==> flow/design.v <==
module geofence ( clk,reset,X,Y,valid,is_inside);
input clk;
input reset;
input [9:0] X;
input [9:0] Y;
output reg valid;
output is_inside;
reg [2:0]state, next_state;
parameter IDLE = 3'd0,
	  READ = 3'd1,
      SORTING = 3'd2,
	  CAL = 3'd3,
	  OUT = 3'd4,
      BUFFF = 3'd5;
reg [2:0] sort_cnt;
reg [2:0] cnt;
reg [9:0] tmp_x[0:5];
reg [9:0] tmp_y[0:5];
reg [9:0] target_x;
reg [9:0] target_y;
reg [2:0] sort_idx;
reg signed [10:0] buf1;
reg signed [10:0] buf2;
reg signed [21:0] tmp;
reg done;
wire signed [21:0]mul;
assign mul = buf1 * buf2;
reg [5:0] result;
assign is_inside = &result | &(~result);
always@(posedge clk or posedge reset)begin
    if(reset)
        state <= IDLE;
    else 
        state <= next_state;
end
always@(*)begin
    if(reset)
        next_state = IDLE;
    else begin
        case(state)
            IDLE:
                next_state = READ;
            READ:begin
                if(done == 1) next_state = SORTING;
                else next_state = READ;  
            end
            SORTING:begin
                if(sort_idx == 0) next_state = CAL;
                else next_state = SORTING;
            end
            CAL:begin
                if(sort_idx == 6) next_state = OUT;
                else next_state = CAL;
            end 
            OUT:
                next_state = BUFFF;
            BUFFF:
                next_state = READ; 
            default:    next_state = IDLE;
        endcase
    end 
end
always@(posedge clk or posedge reset)begin
    if(reset)begin
        cnt <= 0;
        done <= 0;
        sort_cnt <= 1;
        sort_idx <= 4;
        valid <= 0;
    end
    else begin
        if(next_state == READ) begin
            valid <= 0;
            case(cnt)
                0:begin
                    target_x <= X;
                    target_y <= Y;
                end
                1:begin
                    tmp_x[0] <= X;
                    tmp_y[0] <= Y;
                end
                2:begin
                    tmp_x[1] <= X;
                    tmp_y[1] <= Y;
                end
                3:begin
                    tmp_x[2] <= X;
                    tmp_y[2] <= Y;
                end
                4:begin
                    tmp_x[3] <= X;
                    tmp_y[3] <= Y;
                end
                5:begin
                    tmp_x[4] <= X;
                    tmp_y[4] <= Y;
                end
                6:begin
                    tmp_x[5] <= X;
                    tmp_y[5] <= Y;
                end
            endcase
            if(cnt < 6)
                cnt <= cnt + 1;
            else begin
                cnt <= 0;
                done <= 1;
            end
        end
        else if(next_state == SORTING)begin
            done <= 0;
            case(cnt)
                0:begin
                    buf1 <= tmp_x[sort_cnt] - tmp_x[0];         
                    cnt <= cnt + 1;
                end
                1:begin      
                    buf2 <= tmp_y[sort_cnt+1] - tmp_y[0];    
                    cnt <= cnt + 1;
                end
                2:begin
                    tmp <= mul;
                    buf2 <= tmp_y[sort_cnt] - tmp_y[0];    
                    cnt <= cnt + 1;
                end
                3:begin
                    buf1 <= tmp_x[sort_cnt+1] - tmp_x[0];
                    cnt <= cnt + 1;
                end
                4:begin
                    if(tmp > mul)begin
                        cnt <= 5;
                    end
                    else begin
                        if(sort_cnt == sort_idx) begin
                            sort_idx <= sort_idx - 1;
                            sort_cnt <= 1;
                        end
                        else 
                            sort_cnt <= sort_cnt + 1;
                        cnt <= 0;
                    end
                end
                5:begin
                    tmp_x[sort_cnt] <= tmp_x[sort_cnt+1];
                    tmp_x[sort_cnt+1] <= tmp_x[sort_cnt];
                    tmp_y[sort_cnt] <= tmp_y[sort_cnt+1];
                    tmp_y[sort_cnt+1] <= tmp_y[sort_cnt];
                    if(sort_cnt == sort_idx) begin
                        sort_idx <= sort_idx - 1;
                        sort_cnt <= 1;
                    end
                    else 
                        sort_cnt <= sort_cnt + 1;
                    cnt <= 0;
                end
            endcase
        end
        else if(next_state == CAL)begin
            case(cnt)
            0:begin
                buf1 <= tmp_x[sort_idx] - target_x;
            end
            1:begin
                if(sort_idx == 5)
                    buf2 <= tmp_y[0] - target_y;
                else
                    buf2 <= tmp_y[sort_idx+1] - target_y;
            end
            2:begin
                tmp <= mul;
                buf2 <= tmp_y[sort_idx] - target_y;
            end
            3:begin
                if(sort_idx == 5)
                    buf1 <= tmp_x[0] - target_x;
                else
                    buf1 <= tmp_x[sort_idx+1] - target_x;
             end
            4:begin
                result[sort_idx] <= (tmp > mul);
                sort_idx <= sort_idx + 1;
            end
            endcase
            if(cnt < 4)begin
                cnt <= cnt + 1;
            end
            else 
                cnt <= 0;
        end
        else if(next_state == OUT)begin
            sort_idx <= 4;
            sort_cnt <= 1;
            cnt <= 0;
            valid <= 1;
        end
    end
end
endmodule
======== Step by step through the tools: geofence ========
Tool output for the design above, in the order of the flow.
Lines are those of the file above, counted from 1.
Operators carry their Yosys type and port widths (W data, S select, Z words).
Cell names lack the library's common part.
A cell with - has no value.
design
  top module .............................. geofence
  clock input ............................. clk
  standard-cell library ................... sky130hd
  corner .................................. tt_025C_1v80

======== After elaboration ========
Yosys after proc, flatten, opt, wreduce and memory -nomap, before mapping. Print and check cells are not counted. Equal cells are merged and count once.
word-level totals
  register bits after elaboration ......... 204
  input bits .............................. 22
  word-level cells ........................ 300
operators by class
  add/sub/neg operators ................... 15
  multiply operators ...................... 1
  order comparisons ....................... 3
  equality and inequality tests ........... 50
  shifts and indexed selects .............. 2
  multiplexer cells ....................... 156
  bitwise logic cells ..................... 8
  reduce/logical cells .................... 41
operator list
  operator               number
  $mux W10               102
  $pmux W10 S6           8
  $mul A11 B11 Y22       1
  $sub A10 B10 Y11       10
  $pmux W11 S2           4
  $mux W22               3
  $mux W11               6
  $mux W3                20
  $eq A3 B3 Y1 const B   15
  $eq A3 B2 Y1 const B   14
  $reduce_and A5 Y1      8
  $gt A22 B22 Y1         1
  $eq A3 B1 Y1 const B   7
  $reduce_bool A3 Y1     7
  $logic_not A3 Y1       6
  $pmux W3 S5            1
  $reduce_bool A2 Y1     7
  $reduce_and A4 Y1      3
  $not A6 Y6             2
  $reduce_and A6 Y1      2
  $pmux W3 S2            2
  $ne A2 B1 Y1 const B   5
  $add A3 B1 Y3 const B  3
  $reduce_and A3 Y1      3
  $pmux W3 S3            1
  $ne A2 B2 Y1 const B   4
  $mux W1                8
  $shift A1 B4 Y6        1
Not listed: further kinds 18, cells in them 22.

======== Logic depth ========
Yosys ltp: most cells in a row. Word level: on the elaborated netlist, between registers, memories and ports. Mapped: between sequential cells and ports; inverters and the memories' decode and read muxes count.
logic depth
  depth in word-level cells ............... 13
  ABC_AREA ................................ 0
  mapped depth ............................ 30
  mapped depth without buffers ............ 29

======== Mapped cells and area ========
Source: synth_stat.txt of the flow (Yosys; design flattened, memories mapped). It holds for the ABC_AREA given above (unset counts as 0); a run with the other value may have another netlist.
The area totals of this step are shown rounded.
mapped netlist
  cells in the netlist .................... 2234
  cell area after synthesis ............... 19800 µm²
  sequential area ......................... 6130 µm²
  flip-flop cells ......................... 207
cells by type
  cell type  number
  edfxtp_1   190
  fa_1       121
  ha_1       133
  nand2_1    441
  a31oi_1    157
  inv_1      237
  mux2_2     69
  a21oi_1    102
  nor2_1     131
  clkbuf_1   122
  a221oi_1   46
  a222oi_1   40
  and2_1     64
  xnor2_1    42
  dfrtp_1    14
  o21ai_0    43
  a22o_1     23
  a21o_1     26
Not listed: further types 47, cells in them 233.

======== Path before layout ========
OpenSTA on the mapped netlist: ideal clock, no wires. The path of least setup slack (recovery checks aside). Input and output delay are each 20% of the period. Register names are those of the netlist, which keeps one name where synthesis merged equal registers.
timing after synthesis
  kind .................................... register to register
  from .................................... register buf1[5]
  to ...................................... register sort_cnt[1]
  clock period ............................ 8.0 ns
  setup time .............................. 0.121 ns
  arrival time ............................ 6.650 ns
  required time ........................... 7.879 ns
  path slack .............................. 1.229 ns
  path delay .............................. 6.771 ns
  stages .................................. 29
  synthesis period reached ................ 6.771 ns
"path delay" = arrival - input delay + setup time.
"stages" counts driving pins, that of a launching flip-flop among them; a cell with two outputs on the path counts twice.
"synthesis period reached" = period - worst setup slack (recovery checks aside). The figure is calculated, with input and output delays left at 20% of the set period.
Between the ends stands the longest chain of elaborated cells between them, by number of cells; it is not shown to be the way that was timed. Of several equally long chains one is given.
A line is the first line of the expression or statement that the cell stems from. Yosys adds cells for indexed reads and writes and turns some case tables into memories.
At most two assigning lines are given for a register; there are more.
between the ends, after synthesis
  cell sequence ........................... edfxtp_1 -> clkbuf_1 -> and2_1 -> fa_1 -> inv_1 -> fa_1 -> inv_1 -> fa_1 -> fa_1 -> inv_1 -> fa_1 -> inv_1 -> ha_1 -> a21o_1 -> a21oi_1 -> nand2_1 -> o211ai_1 -> a31oi_1 -> a21o_1 -> a21o_1 -> xnor2_1 -> ha_1 -> nand4_1 -> nor4_1 -> a221oi_1 -> a21oi_1 -> nor2_1 -> o211a_1 -> a22o_1
  length of the longest elaborated chain .. 5
  elaborated cells on any way between the ends .. 7
  classes of those cells .................. mul (1); compare (1); eq/ne (1); mux (3); reduce/logical (1)
ends and longest elaborated chain, after synthesis
  item                line  RTL
  start: declaration  22    reg signed [10:0] buf1;
  start: assignment   115   buf1 <= tmp_x[sort_cnt] - tmp_x[0];
  start: assignment   128   buf1 <= tmp_x[sort_cnt+1] - tmp_x[0];
  $mul A11 B11 Y22    27    assign mul = buf1 * buf2;
  $gt A22 B22 Y1      132   if(tmp > mul)begin
  $mux W3             132
  $pmux W3 S2         113   case(cnt)
  $mux W3             111   else if(next_state == SORTING)begin
  end: assignment     141   sort_cnt <= sort_cnt + 1;
  end: assignment     155   sort_cnt <= sort_cnt + 1;
  end: declaration    15    reg [2:0] sort_cnt;

======== Path in the finished layout ========
Path of least setup slack in the final report of record 1 (OpenROAD, finished layout, wires in). Where an end is a register, its clock arrival counts in the times.
timing after layout
  kind .................................... register to register
  from .................................... register buf1[5]
  to ...................................... register sort_idx[2]
  clock period ............................ 5.18 ns
  setup time .............................. 0.07 ns
  arrival time ............................ 7.24 ns
  required time ........................... 5.65 ns
  path slack .............................. -1.58 ns
  stages .................................. 29
Between the ends stands the longest chain of elaborated cells between them, by number of cells; it is not shown to be the way that was timed. Of several equally long chains one is given.
At most two assigning lines are given for a register; there are more.
between the ends, after layout
  cell sequence ........................... edfxtp_1 -> and2_4 -> fa_1 -> inv_2 -> fa_1 -> inv_1 -> fa_1 -> fa_1 -> inv_2 -> fa_1 -> inv_2 -> ha_4 -> nand4_1 -> or3_4 -> nand2_2 -> o211ai_1 -> a31oi_1 -> a21o_1 -> a21o_1 -> xnor2_1 -> ha_1 -> nand4_1 -> buf_4 -> nor3_2 -> a221oi_2 -> a21oi_4 -> o211ai_1 -> nor2b_4 -> mux2i_1
  length of the longest elaborated chain .. 5
  elaborated cells on any way between the ends .. 7
  classes of those cells .................. mul (1); compare (1); eq/ne (1); mux (3); reduce/logical (1)
ends and longest elaborated chain, after layout
  item                line  RTL
  start: declaration  22    reg signed [10:0] buf1;
  start: assignment   115   buf1 <= tmp_x[sort_cnt] - tmp_x[0];
  start: assignment   128   buf1 <= tmp_x[sort_cnt+1] - tmp_x[0];
  $mul A11 B11 Y22    27    assign mul = buf1 * buf2;
  $gt A22 B22 Y1      132   if(tmp > mul)begin
  $mux W3             132
  $pmux W3 S2         113   case(cnt)
  $mux W3             111   else if(next_state == SORTING)begin
  end: assignment     137   sort_idx <= sort_idx - 1;
  end: assignment     151   sort_idx <= sort_idx - 1;
  end: declaration    21    reg [2:0] sort_idx;

FLOW RESULTS
============

geofence through Yosys and OpenROAD on sky130hd: 4 stored runs, unordered, with their settings and measured results. The constraints put input and output delay at 20% of the set period each and load the outputs with 0.01 pF.
"clock period achieved" means the clock period less the worst setup slack. The figure is calculated, with input and output delays left at 20% of the set period.
"critical path time": the worst setup path's part of the clock period (all of it between registers, 20% less for each end at a port) less its slack. A launch clock that arrives late makes it longer, a capture clock that arrives late makes it shorter.
Measured values are rounded.

---- record 1 ----
settings
  ABC_AREA = 0
  CELL_PAD_IN_SITES_GLOBAL_PLACEMENT = 2
  CORE_UTILIZATION = 23
  CTS_CLUSTER_DIAMETER = 84
  CTS_CLUSTER_SIZE = 24
  PLACE_DENSITY = 0.77
  SETUP_SLACK_MARGIN = 0.25
  SLEW_MARGIN = 0
  TNS_END_PERCENT = 95
  period_ns = 5.18
  CAP_MARGIN = 20
  CORE_MARGIN = 2
results
  die size ................................ 88400 µm²
  post-route utilization .................. 27.7%
  critical path time ...................... 6.76 ns
  type of the worst setup path ............ register to register
  chip area in the Yosys report ........... 19800 µm²
  standard-cell area of the final layout .. 23600 µm²
  clock period achieved ................... 6.762 ns
  post-route worst hold slack ............. 0.578 ns
  setup slack of the worst path ........... -1.58 ns
  sum of negative setup slack ............. -20.8 ns

---- record 2 ----
settings
  ABC_AREA = 0
  CELL_PAD_IN_SITES_DETAIL_PLACEMENT = 2
  CELL_PAD_IN_SITES_GLOBAL_PLACEMENT = 2
  CORE_ASPECT_RATIO = 0.98
  CORE_UTILIZATION = 53
  CTS_CLUSTER_DIAMETER = 339
  CTS_CLUSTER_SIZE = 82
  PLACE_DENSITY_LB_ADDON = 0.17
  SLEW_MARGIN = 40
  period_ns = 4.75
  CAP_MARGIN = 20
  CORE_MARGIN = 2
results
  unfinished; error DPL-0033 in placement

---- record 3 ----
settings
  period_ns = 7.4
  CAP_MARGIN = 20
  CORE_MARGIN = 2
  CORE_UTILIZATION = 40
  SLEW_MARGIN = 20
results
  die size ................................ 51300 µm²
  post-route utilization .................. 45.2%
  critical path time ...................... 6.98 ns
  type of the worst setup path ............ register to register
  chip area in the Yosys report ........... 19800 µm²
  standard-cell area of the final layout .. 22100 µm²
  clock period achieved ................... 6.983 ns
  post-route worst hold slack ............. 0.486 ns
  setup slack of the worst path ........... 0.417 ns
  sum of negative setup slack ............. 0.000 ns

---- record 4 ----
settings
  ABC_AREA = 1
  CAP_MARGIN = 40
  CELL_PAD_IN_SITES_GLOBAL_PLACEMENT = 1
  CORE_ASPECT_RATIO = 0.76
  CORE_MARGIN = 4
  CORE_UTILIZATION = 22
  CTS_CLUSTER_DIAMETER = 220
  GPL_ROUTABILITY_DRIVEN = 1
  GPL_TIMING_DRIVEN = 0
  MAX_ROUTING_LAYER = met4
  MIN_ROUTING_LAYER = met2
  PLACE_DENSITY_LB_ADDON = 0.26
  SETUP_SLACK_MARGIN = 0.89
  SLEW_MARGIN = 0
  TNS_END_PERCENT = 5
  period_ns = 8.0
results
  die size ................................ 98300 µm²
  post-route utilization .................. 26.8%
  critical path time ...................... 6.74 ns
  type of the worst setup path ............ register to register
  chip area in the Yosys report ........... 20500 µm²
  standard-cell area of the final layout .. 24700 µm²
  clock period achieved ................... 6.737 ns
  post-route worst hold slack ............. 0.523 ns
  setup slack of the worst path ........... 1.26 ns
  sum of negative setup slack ............. 0.000 ns
